==> flow/design.v <==
module AMBA_AXI_ram
#(
	parameter ID_WIDTH = 4,
	parameter ADDR_WIDTH = 8,
	parameter DATA_WIDTH = 16,
	parameter BRESP_WIDTH = 3,
	parameter WR_MEM_DELAY = 0,
	parameter RD_MEM_DELAY = 0
)
(
	clk,
	rst_n,
	s_axi_awvalid,
	s_axi_awready,
	s_axi_awid,
	s_axi_awaddr,
	s_axi_awlen,
	s_axi_awsize,
	s_axi_awburst, 							 
	s_axi_wvalid,
	s_axi_wready,
	s_axi_wdata,
	s_axi_wstrb, 
	s_axi_wlast,
	s_axi_bvalid,
	s_axi_bready,
	s_axi_bid,
	s_axi_bresp,
	s_axi_arvalid,
	s_axi_arready,
	s_axi_arid,
	s_axi_araddr,
	s_axi_arlen,
	s_axi_arsize,
	s_axi_arburst,
	s_axi_rvalid,
	s_axi_rready,
	s_axi_rid,
	s_axi_rdata,
	s_axi_rresp,
	s_axi_rlast
);
parameter STROBE_WIDTH = DATA_WIDTH/8;
parameter W_STATE_IDLE = 2'd0;
parameter W_STATE_BRUST = 2'd1;
parameter W_STATE_RESPON = 2'd2;
parameter R_STATE_IDLE = 1'd0;
parameter R_STATE_BRUST = 1'd1;
parameter MEM_ADDR_SIZE = ADDR_WIDTH - $clog2(STROBE_WIDTH);  
input 								clk, rst_n;
input 								s_axi_awvalid;
output reg 							s_axi_awready;
input [ID_WIDTH - 1 : 0] 			s_axi_awid;
input [ADDR_WIDTH - 1 : 0] 			s_axi_awaddr;
input [7:0] 						s_axi_awlen;
input [2:0] 						s_axi_awsize;
input [1:0] 						s_axi_awburst; 
input 								s_axi_wvalid;
output reg 							s_axi_wready;
input [DATA_WIDTH - 1 : 0] 			s_axi_wdata;
input [STROBE_WIDTH - 1 : 0]		s_axi_wstrb;
input 								s_axi_wlast;
output reg	 						s_axi_bvalid;
input 								s_axi_bready;
output [ID_WIDTH - 1 : 0] 			s_axi_bid;
output [BRESP_WIDTH - 1 : 0] 		s_axi_bresp;
input 								s_axi_arvalid;
output reg							s_axi_arready;
input [ID_WIDTH - 1 : 0] 			s_axi_arid;
input [ADDR_WIDTH - 1 : 0] 			s_axi_araddr;
input [7:0]							s_axi_arlen;
input [2:0]							s_axi_arsize;
input [1:0]							s_axi_arburst;
output reg							s_axi_rvalid;
input 								s_axi_rready;
output [ID_WIDTH - 1 : 0] 			s_axi_rid;
output reg [DATA_WIDTH - 1 : 0]		s_axi_rdata;
output [BRESP_WIDTH - 1 : 0]		s_axi_rresp;
output reg							s_axi_rlast;
integer i;
reg [1:0] W_state, W_next_state;  
reg R_state, R_next_state;
reg [DATA_WIDTH - 1 : 0] mem[(1 << MEM_ADDR_SIZE) - 1 : 0];  
reg [1+$clog2(WR_MEM_DELAY) : 0] wr_mem_delay_cnt;
reg [1+$clog2(RD_MEM_DELAY) : 0] rd_mem_delay_cnt;
wire wr_mem_done, rd_mem_done;
reg [ID_WIDTH - 1 : 0] 			s_axi_awid_reg;
reg [ADDR_WIDTH - 1 : 0] 		s_axi_awaddr_reg;
reg [2:0] 						s_axi_awsize_reg;
reg [1:0] 						s_axi_awburst_reg;
reg [7:0] wdata_index_cnt;
wire [MEM_ADDR_SIZE - 1 : 0] 	awaddr_mem, araddr_mem;
wire wr_data_hand_en, rd_data_hand_en;
reg [ID_WIDTH - 1 : 0] 			s_axi_arid_reg;
reg [ADDR_WIDTH - 1 : 0] 		s_axi_araddr_reg;
reg [2:0] 						s_axi_arsize_reg;
reg [1:0] 						s_axi_arburst_reg;
reg [7:0] rdata_index_cnt;
always@(*)begin
    case(W_state)
        W_STATE_IDLE:begin
			if(s_axi_awvalid && s_axi_awready)
				W_next_state = W_STATE_BRUST;
			else
				W_next_state = W_STATE_IDLE;
        end
        W_STATE_BRUST:begin
			if(wdata_index_cnt > 0 || ~wr_mem_done)
				W_next_state = W_STATE_BRUST;
			else
				W_next_state = W_STATE_RESPON;
        end
        W_STATE_RESPON:begin
            if(s_axi_bready)
				W_next_state = W_STATE_IDLE;
			else
				W_next_state = W_STATE_RESPON;
        end
		  default: W_next_state = W_STATE_IDLE;
    endcase
end
always@(posedge clk, negedge rst_n)begin
    if(~rst_n)begin
        W_state <= W_STATE_IDLE;
    end
    else begin
        W_state <= W_next_state;
    end
end
always@(posedge clk, negedge rst_n)begin
    if(~rst_n)begin
		  s_axi_awid_reg 	<= 0;
		  s_axi_awsize_reg	<= 0;
		  s_axi_awburst_reg	<= 0;
    end
    else begin
		if(W_state == W_STATE_IDLE & s_axi_awvalid & s_axi_awready)begin
			  s_axi_awid_reg 	<= s_axi_awid;
			  s_axi_awsize_reg	<= s_axi_awsize < ($clog2(STROBE_WIDTH)) ? s_axi_awsize : ($clog2(STROBE_WIDTH));
			  s_axi_awburst_reg	<= s_axi_awburst;
		end
    end
end
always@(posedge clk, negedge rst_n)begin
    if(~rst_n)begin
        wdata_index_cnt <= 0;
    end
    else begin
		if(W_state == W_STATE_IDLE && s_axi_awvalid && s_axi_awready)
			wdata_index_cnt <= s_axi_awlen;
		else if(wr_data_hand_en)
			wdata_index_cnt <= wdata_index_cnt - 1;
    end
end
always@(posedge clk, negedge rst_n)begin
    if(~rst_n)begin
        s_axi_awaddr_reg <= 0;
    end
    else begin
        if(W_state == W_STATE_IDLE && s_axi_awvalid && s_axi_awready)
			s_axi_awaddr_reg <= s_axi_awaddr;
		else if(wr_data_hand_en && wdata_index_cnt > 1 && s_axi_awburst_reg != 2'b00)
			s_axi_awaddr_reg <= s_axi_awaddr_reg + (1 << s_axi_awsize_reg);
    end
end
assign awaddr_mem = s_axi_awaddr_reg >> ($clog2(STROBE_WIDTH));
always@(posedge clk, negedge rst_n)begin
    if(~rst_n)begin
        s_axi_awready <= 0;
    end
    else begin
        if(W_state == W_STATE_IDLE)
			s_axi_awready <= 1;
		else
			s_axi_awready <= 0;
    end
end
assign wr_data_hand_en = (W_state == W_STATE_BRUST && s_axi_wready && s_axi_wvalid);
assign wr_mem_done = wr_mem_delay_cnt == WR_MEM_DELAY;
always@(posedge clk, negedge rst_n)begin
    if(~rst_n)begin
        s_axi_wready <= 0;
    end
    else begin
        if (W_state == W_STATE_IDLE && W_next_state == W_STATE_BRUST || W_state == W_STATE_BRUST && W_next_state != W_STATE_RESPON && wr_mem_done)
			s_axi_wready <= 1;
		else
			s_axi_wready <= 0;
    end
end
always@(posedge clk, negedge rst_n)begin
    if(~rst_n)begin
        wr_mem_delay_cnt <= 0;
    end
    else begin
		if(wr_mem_done)
			wr_mem_delay_cnt <= 0; 
		else if(wr_data_hand_en || W_state == W_STATE_BRUST && wr_mem_delay_cnt > 0)
        	wr_mem_delay_cnt <= wr_mem_delay_cnt + 1;
    end
end
always@(posedge clk, negedge rst_n)begin
    if(~rst_n)begin
        s_axi_bvalid <= 0;
    end
    else begin
        if (W_state != W_STATE_RESPON )
			s_axi_bvalid <= 0;
		else
			s_axi_bvalid <= 1;
    end
end
assign s_axi_bid = s_axi_awid_reg;
assign s_axi_bresp = {BRESP_WIDTH{1'b0}};
always@(*)begin
    case(R_state)
        R_STATE_IDLE:begin
			if(s_axi_arvalid && s_axi_arready)
				R_next_state = R_STATE_BRUST;
			else
				R_next_state = R_STATE_IDLE;
        end
        R_STATE_BRUST:begin
			if(rdata_index_cnt > 1 || ~rd_mem_done)
				R_next_state = R_STATE_BRUST;
			else
				R_next_state = R_STATE_IDLE;
        end
		default: R_next_state = R_STATE_IDLE;
    endcase
end
always@(posedge clk, negedge rst_n)begin
    if(~rst_n)begin
        R_state <= R_STATE_IDLE;
    end
    else begin
        R_state <= R_next_state;
    end
end
always@(posedge clk, negedge rst_n)begin
    if(~rst_n)begin
		  s_axi_arid_reg 	<= 0;
		  s_axi_arsize_reg	<= 0;
		  s_axi_arburst_reg	<= 0;
    end
    else begin
		if(R_state == R_STATE_IDLE & s_axi_arvalid & s_axi_arready)begin
			  s_axi_arid_reg 	<= s_axi_arid;
			  s_axi_arsize_reg	<= s_axi_arsize < ($clog2(STROBE_WIDTH)) ? s_axi_arsize : ($clog2(STROBE_WIDTH));
			  s_axi_arburst_reg	<= s_axi_arburst;
		end
    end
end
always@(posedge clk, negedge rst_n)begin
    if(~rst_n)begin
        rdata_index_cnt <= 0;
    end
    else begin
		if(R_state == R_STATE_IDLE && s_axi_arvalid && s_axi_arready)
			rdata_index_cnt <= s_axi_arlen;
		else if(rd_data_hand_en && rd_mem_done)
			rdata_index_cnt <= rdata_index_cnt - 1;
    end
end
always@(posedge clk, negedge rst_n)begin
    if(~rst_n)begin
        s_axi_araddr_reg <= 0;
    end
    else begin
        if(R_state == R_STATE_IDLE && s_axi_arvalid && s_axi_arready)
			s_axi_araddr_reg <= s_axi_araddr;
		else if(rd_data_hand_en && rd_mem_done && s_axi_arburst_reg != 2'b00)
			s_axi_araddr_reg <= s_axi_araddr_reg + (1 << s_axi_arsize_reg);
    end
end
assign araddr_mem = s_axi_araddr_reg >> ($clog2(STROBE_WIDTH));
always@(posedge clk, negedge rst_n)begin
    if(~rst_n)begin
        s_axi_arready <= 0;
    end
    else begin
        if(R_state == R_STATE_IDLE)
			s_axi_arready <= 1;
		else
			s_axi_arready <= 0;
    end
end
assign rd_data_hand_en = (R_state == R_STATE_BRUST && s_axi_rready);
assign rd_mem_done = rd_mem_delay_cnt == RD_MEM_DELAY;
always@(posedge clk, negedge rst_n)begin
    if(~rst_n)begin
        s_axi_rvalid <= 0;
    end
    else begin
        if (R_state == R_STATE_BRUST && rd_mem_done)
			s_axi_rvalid <= 1;
		else
			s_axi_rvalid <= 0;
    end
end
always@(posedge clk, negedge rst_n)begin
    if(~rst_n)begin
        rd_mem_delay_cnt <= 0;
    end
    else begin
		if(rd_mem_done)
			rd_mem_delay_cnt <= 0; 
		else if(rd_data_hand_en || R_state == R_STATE_BRUST && rd_mem_delay_cnt > 0)
        	rd_mem_delay_cnt <= rd_mem_delay_cnt + 1;
    end
end
assign s_axi_rid = s_axi_arid_reg;
assign s_axi_rresp = {BRESP_WIDTH{1'b0}};
always@(posedge clk, negedge rst_n)begin
    if(~rst_n)begin
        s_axi_rdata <= 0;
    end
    else begin
		if(rd_data_hand_en && rd_mem_done)
        	s_axi_rdata <= mem[araddr_mem];
    end
end
always@(posedge clk, negedge rst_n)begin
    if(~rst_n)begin
        s_axi_rlast <= 0;
    end
    else begin
		if(rdata_index_cnt == 1 && rd_mem_done)
        	s_axi_rlast <= 1;
		else
			s_axi_rlast <= 0;
    end
end
always@(posedge clk, negedge rst_n)begin
    if(~rst_n)begin
        for	(i=0; i<(1 << MEM_ADDR_SIZE);i=i+1)
			mem[i] <= 0;
    end
    else begin
        for(i=0; i<STROBE_WIDTH; i=i+1)begin
			if(wr_data_hand_en & s_axi_wstrb[i])
				mem[awaddr_mem][8*(i+1)-1 -: 8] <= s_axi_wdata[8*(i+1)-1 -: 8];
		end
    end
end
endmodule 
=== Step by step through the tools: AMBA_AXI_ram ===
The steps from the RTL of AMBA_AXI_ram to its reports follow in flow order.
Line numbers count from 1 in the design file above.
Operators: Yosys type, input widths -> output width; for muxes data width and select width s.
Library cell names are shortened.
Not given: --

* Top module: AMBA_AXI_ram
* Clock input: clk
* Standard-cell library: sky130hd
* Corner: tt_025C_1v80

=== Word level ===
Yosys after proc, flatten, opt, wreduce and memory -nomap, before mapping. Print and check cells are not counted. Equal cells are merged and count once.

* Register bits after elaboration: 2127
* Input port bits: 76
* Output and inout bits: 36
* Elaborated cells: 883

* Add/sub/neg operators: 6
* Magnitude comparators: 7
* Equal/unequal tests: 260
* Shift operators: 2
* Multiplexer cells: 28
* Bitwise logic cells: 9
* Reductions and logical operators: 294

{| class="wikitable"
|+ Operator list
! operator !! number
|-
| $pmux 16 s128 || 1
|-
| $eq 7x7->1 const B || 128
|-
| $reduce_and 2->1 || 256
|-
| $eq 7x6->1 const B || 64
|-
| $eq 7x5->1 const B || 32
|-
| $eq 7x4->1 const B || 16
|-
| $mux 8 || 8
|-
| $eq 7x3->1 const B || 8
|-
| $eq 7x2->1 const B || 4
|-
| $gt 8x1->1 const B || 3
|-
| $logic_and 1x1->1 || 20
|-
| $shl 1x3->8 const A || 2
|-
| $reduce_bool 2->1 || 8
|-
| $sub 8x1->8 const B || 2
|-
| $add 8x8->8 || 2
|-
| $eq 7x1->1 const B || 2
|-
| $logic_not 7->1 || 2
|-
| $mux 2 || 6
|-
| $mux 1 || 9
|-
| $eq 8x1->1 const B || 1
|-
| $and 1x1->1 || 6
|-
| $logic_not 2->1 || 3
|-
| $lt 3x1->1 const B || 2
|-
| $pmux 2 s3 || 1
|-
| $mux 3 || 2
|-
| $logic_or 1x1->1 || 5
|-
| $add 2x1->2 const B || 2
|-
| $gt 2x1->1 const B || 2
|}

Other operator kinds: 5; their cells: 9.

=== Logic depth ===
Depth = most cells in a row (Yosys ltp): at word level without a register or memory, in the mapped netlist without a sequential cell, where the memories' decode and read muxes count.

* Depth in word-level cells: 10
* ABC_AREA: 0
* Mapped depth: 13
* Depth with buffers taken out: 11

=== After synthesis ===
Source: synth_stat.txt of the flow (Yosys; design flattened, memories mapped). It holds for the ABC_AREA given above (unset counts as 0); a run with the other value may have another netlist.
Totals and module areas in this step are rounded.

* Standard cells after synthesis: 7223
* Synthesis area: 94800 sq um
* Sequential part of the area: 53300 sq um
* Mapped flip-flops: 2128
* Buffers: 553

{| class="wikitable"
|+ Cells by type
! cell !! number !! total area (sq um)
|-
| dfrtp_1 || 2127 || 5.32E+04
|-
| mux2_2 || 2070 || 2.33E+04
|-
| a22oi_1 || 554 || 4.16E+03
|-
| nand2_1 || 430 || 1.61E+03
|-
| clkbuf_1 || 402 || 1.51E+03
|-
| a32oi_1 || 103 || 902.115
|-
| a22o_1 || 90 || 788.256
|-
| nor2_1 || 199 || 746.966
|-
| o22ai_1 || 113 || 706.928
|-
| a222oi_1 || 62 || 620.595
|-
| a221oi_1 || 56 || 490.47
|-
| nand3_1 || 97 || 485.466
|-
| nand4_1 || 76 || 475.456
|-
| buf_2 || 94 || 470.451
|-
| a21oi_1 || 83 || 415.398
|-
| nor3_1 || 68 || 340.326
|-
| o21ai_0 || 67 || 335.322
|-
| nor4_1 || 47 || 294.032
|}

Not listed: further types 64, cells in them 485.

=== Path before layout ===
Path of least setup slack by OpenSTA after synthesis, without wires, with an ideal clock, recovery checks aside; 20% of the period is set as input and as output delay. Where synthesis merged equal registers, the netlist keeps one of their names.

* Path type: input port to flip-flop
* From: input port s_axi_wvalid
* To: register mem[32][0]
* Period: 5500 ps
* External input delay: 1100 ps
* Setup time: 125 ps
* Time at the first pin: 1100 ps
* Arrival time: 2865 ps
* Data required time: 5375 ps
* Slack: 2511 ps
* Delay of the path: 1890 ps
* Stages on the path: 7
* Buffers on the path: 2
* Synthesis period reached: 2989 ps

"delay of the path" = arrival - input delay + setup time.
"stages on the path" counts driving pins, that of a launching flip-flop among them; a cell with two outputs on the path counts twice.
"synthesis period reached" is the clock period less the worst setup slack; recovery checks do not enter. This is arithmetic on one report: input and output delays are still those of the set period (20% each).
The rows between start and end are the longest chain of elaborated cells between them; the timing report does not say that the signal goes this way. Where chains are equally long, one stands for them.
A line is the first line of the expression or statement that the cell stems from. Yosys adds cells for indexed reads and writes and turns some case tables into memories.

* Path through: and3_1 -> clkbuf_1 -> nand3_1 -> nor3_1 -> clkbuf_1 -> nand2_1 -> mux2_2
* Cells in the longest elaborated chain: 3
* Elaborated cells between the ends (all ways): 3
* Source lines of those cells: 2
* Classes of those cells: 1 x logic; 2 x reduce/logical

{| class="wikitable"
|+ Ends and longest elaborated chain, after synthesis
! element !! line !! text
|-
| start, declared || 58 || <nowiki>input s_axi_wvalid;</nowiki>
|-
| $logic_and 1x1->1 || 178 || <nowiki>assign wr_data_hand_en = (W_state == W_STATE_BRUST && s_axi_wready && s_axi_wvalid);</nowiki>
|-
| $and 1x1->1 || 341 || <nowiki>if(wr_data_hand_en & s_axi_wstrb[i])</nowiki>
|-
| $reduce_and 2->1 || -- ||
|-
| end, assigned || 337 || <nowiki>mem[i] <= 0;</nowiki>
|-
| end, assigned || 342 || <nowiki>mem[awaddr_mem][8*(i+1)-1 -: 8] <= s_axi_wdata[8*(i+1)-1 -: 8];</nowiki>
|-
| end, declared || 83 || <nowiki>reg [DATA_WIDTH - 1 : 0] mem[(1 << MEM_ADDR_SIZE) - 1 : 0];</nowiki>
|}

=== Worst path after layout ===
Path of least setup slack in the final report of job 1 (OpenROAD, finished layout, wires in). Where an end is a register, its clock arrival counts in the times.
The report prints the path's times to 10 ps; the period is as set.

* Path type: flip-flop to flip-flop
* From: register s_axi_araddr_reg[2]
* To: register s_axi_rdata[11]
* Period: 5190 ps
* Setup time: 140 ps
* Time at the first pin: 900 ps
* Arrival time: 5570 ps
* Data required time: 5970 ps
* Slack: 400 ps
* Stages on the path: 11
* Buffers on the path: 3

The rows between start and end are the longest chain of elaborated cells between them; the timing report does not say that the signal goes this way. Where chains are equally long, one stands for them.
A register here has more assigning lines than the two given.

* Path through: dfrtp_2 -> buf_4 -> and4b_4 -> buf_12 -> and3_1 -> a2111oi_0 -> buf_4 -> nand3_1 -> nor4_1 -> and3_1 -> a41oi_1
* Cells in the longest elaborated chain: 2
* Elaborated cells between the ends (all ways): 129
* Source lines of those cells: 1
* Classes of those cells: 127 x eq/ne; 1 x mux; 1 x reduce/logical

{| class="wikitable"
|+ Ends and longest elaborated chain, post-layout
! element !! line !! text
|-
| start, declared || 95 || <nowiki>reg [ADDR_WIDTH - 1 : 0] s_axi_araddr_reg;</nowiki>
|-
| start, assigned || 271 || <nowiki>s_axi_araddr_reg <= s_axi_araddr;</nowiki>
|-
| start, assigned || 273 || <nowiki>s_axi_araddr_reg <= s_axi_araddr_reg + (1 << s_axi_arsize_reg);</nowiki>
|-
| $eq 7x7->1 || 320 || <nowiki>s_axi_rdata <= mem[araddr_mem];</nowiki>
|-
| $pmux 16 s128 || 320 ||
|-
| end, assigned || 316 || <nowiki>s_axi_rdata <= 0;</nowiki>
|-
| end, assigned || 320 ||
|-
| end, declared || 77 || <nowiki>output reg [DATA_WIDTH - 1 : 0] s_axi_rdata;</nowiki>
|}

Hand-over note for AMBA_AXI_ram

Record of 6 stored runs of the RTL-to-layout flow on AMBA_AXI_ram, platform sky130hd. The runs are unordered. Constraints: input delay and output delay 20% of the set period each, output load 0.01 pF.
By "period achieved" is meant the clock period of the run minus its worst setup slack. This is arithmetic on one report: input and output delays are still those of the set period (20% each).
By "time on the worst setup path" is meant the share of the clock period that the worst setup path is allowed (20% is reserved at inputs, 20% at outputs), minus its slack. Clock arrival times at its registers enter into it.
By "power consumption" is meant OpenSTA's value without simulated activity: inputs other than the clock are taken to toggle once in ten clock periods, and the tool carries that through the logic.
"time on the worst setup path" is known to 10 ps.
Values from the reports are rounded here.

=== Job 1 ===
{| class="wikitable"
! Setting !! Value
|-
| CORE_UTILIZATION || 47
|-
| period_ns || 5.19
|-
| CAP_MARGIN || 20
|-
| CORE_MARGIN || 2
|-
| SLEW_MARGIN || 20
|-
! Result !! Value
|-
| Setup slack of the worst path || 403 ps
|-
| Full die area || 205000 sq um
|-
| Synthesized cell area || 94800 sq um
|-
| Period achieved || 4787 ps
|-
| Standard-cell area after routing || 109000 sq um
|-
| Power consumption || 45.8 mW
|-
| Final design utilization || 54.7%
|-
| Time on the worst setup path || 4790 ps
|-
| Worst setup path kind || flip-flop to flip-flop
|-
| Setup total negative slack || 0 ps
|}

=== Job 2 ===
{| class="wikitable"
! Setting !! Value
|-
| CORE_UTILIZATION || 40
|-
| period_ns || 9.1
|-
| CAP_MARGIN || 20
|-
| CORE_MARGIN || 2
|-
| SLEW_MARGIN || 20
|-
! Result !! Value
|-
| Power consumption || 25.4 mW
|-
| Time on the worst setup path || 6130 ps
|-
| Worst setup path kind || flip-flop to flip-flop
|-
| Standard-cell area after routing || 108000 sq um
|-
| Final design utilization || 45.8%
|-
| Full die area || 241000 sq um
|-
| Synthesized cell area || 94800 sq um
|-
| Setup slack of the worst path || 2970 ps
|-
| Period achieved || 6128 ps
|-
| Setup total negative slack || 0 ps
|}

=== Job 3 ===
{| class="wikitable"
! Setting !! Value
|-
| CAP_MARGIN || 10
|-
| CELL_PAD_IN_SITES_DETAIL_PLACEMENT || 2
|-
| CELL_PAD_IN_SITES_GLOBAL_PLACEMENT || 2
|-
| CORE_ASPECT_RATIO || 0.81
|-
| CORE_UTILIZATION || 40
|-
| MAX_ROUTING_LAYER || met4
|-
| SETUP_SLACK_MARGIN || 1.2
|-
| TNS_END_PERCENT || 40
|-
| period_ns || 6.16
|-
| CORE_MARGIN || 2
|-
| SLEW_MARGIN || 20
|-
! Result !! Value
|-
| Synthesized cell area || 94800 sq um
|-
| Power consumption || 40.1 mW
|-
| Full die area || 241000 sq um
|-
| Setup slack of the worst path || 1190 ps
|-
| Time on the worst setup path || 4970 ps
|-
| Worst setup path kind || flip-flop to flip-flop
|-
| Period achieved || 4974 ps
|-
| Setup total negative slack || 0 ps
|-
| Final design utilization || 47.3%
|-
| Standard-cell area after routing || 111000 sq um
|}

=== Job 4 ===
{| class="wikitable"
! Setting !! Value
|-
| CORE_UTILIZATION || 40
|-
| SETUP_SLACK_MARGIN || 1.43
|-
| period_ns || 5.19
|-
| CAP_MARGIN || 20
|-
| CORE_MARGIN || 2
|-
| SLEW_MARGIN || 20
|-
! Result !! Value
|-
| Standard-cell area after routing || 110000 sq um
|-
| Setup total negative slack || 0 ps
|-
| Power consumption || 45.8 mW
|-
| Time on the worst setup path || 4010 ps
|-
| Worst setup path kind || flip-flop to flip-flop
|-
| Full die area || 241000 sq um
|-
| Period achieved || 4015 ps
|-
| Synthesized cell area || 94800 sq um
|-
| Setup slack of the worst path || 1180 ps
|-
| Final design utilization || 46.8%
|}

=== Job 5 ===
{| class="wikitable"
! Setting !! Value
|-
| CORE_UTILIZATION || 40
|-
| period_ns || 5.19
|-
| CAP_MARGIN || 20
|-
| CORE_MARGIN || 2
|-
| SLEW_MARGIN || 20
|-
! Result !! Value
|-
| Period achieved || 4508 ps
|-
| Setup total negative slack || 0 ps
|-
| Full die area || 241000 sq um
|-
| Final design utilization || 46.6%
|-
| Time on the worst setup path || 4510 ps
|-
| Worst setup path kind || flip-flop to flip-flop
|-
| Power consumption || 45.3 mW
|-
| Standard-cell area after routing || 110000 sq um
|-
| Setup slack of the worst path || 682 ps
|-
| Synthesized cell area || 94800 sq um
|}

=== Job 6 ===
{| class="wikitable"
! Setting !! Value
|-
| CAP_MARGIN || 10
|-
| CELL_PAD_IN_SITES_GLOBAL_PLACEMENT || 2
|-
| CORE_ASPECT_RATIO || 0.81
|-
| CORE_UTILIZATION || 40
|-
| MAX_ROUTING_LAYER || met4
|-
| TNS_END_PERCENT || 40
|-
| period_ns || 6.16
|-
| CORE_MARGIN || 2
|-
| SLEW_MARGIN || 20
|-
! Result !! Value
|-
| Full die area || 241000 sq um
|-
| Period achieved || 5119 ps
|-
| Power consumption || 39.1 mW
|-
| Setup slack of the worst path || 1040 ps
|-
| Setup total negative slack || 0 ps
|-
| Final design utilization || 47.1%
|-
| Standard-cell area after routing || 111000 sq um
|-
| Time on the worst setup path || 5120 ps
|-
| Worst setup path kind || flip-flop to flip-flop
|-
| Synthesized cell area || 94800 sq um
|}

End of note.
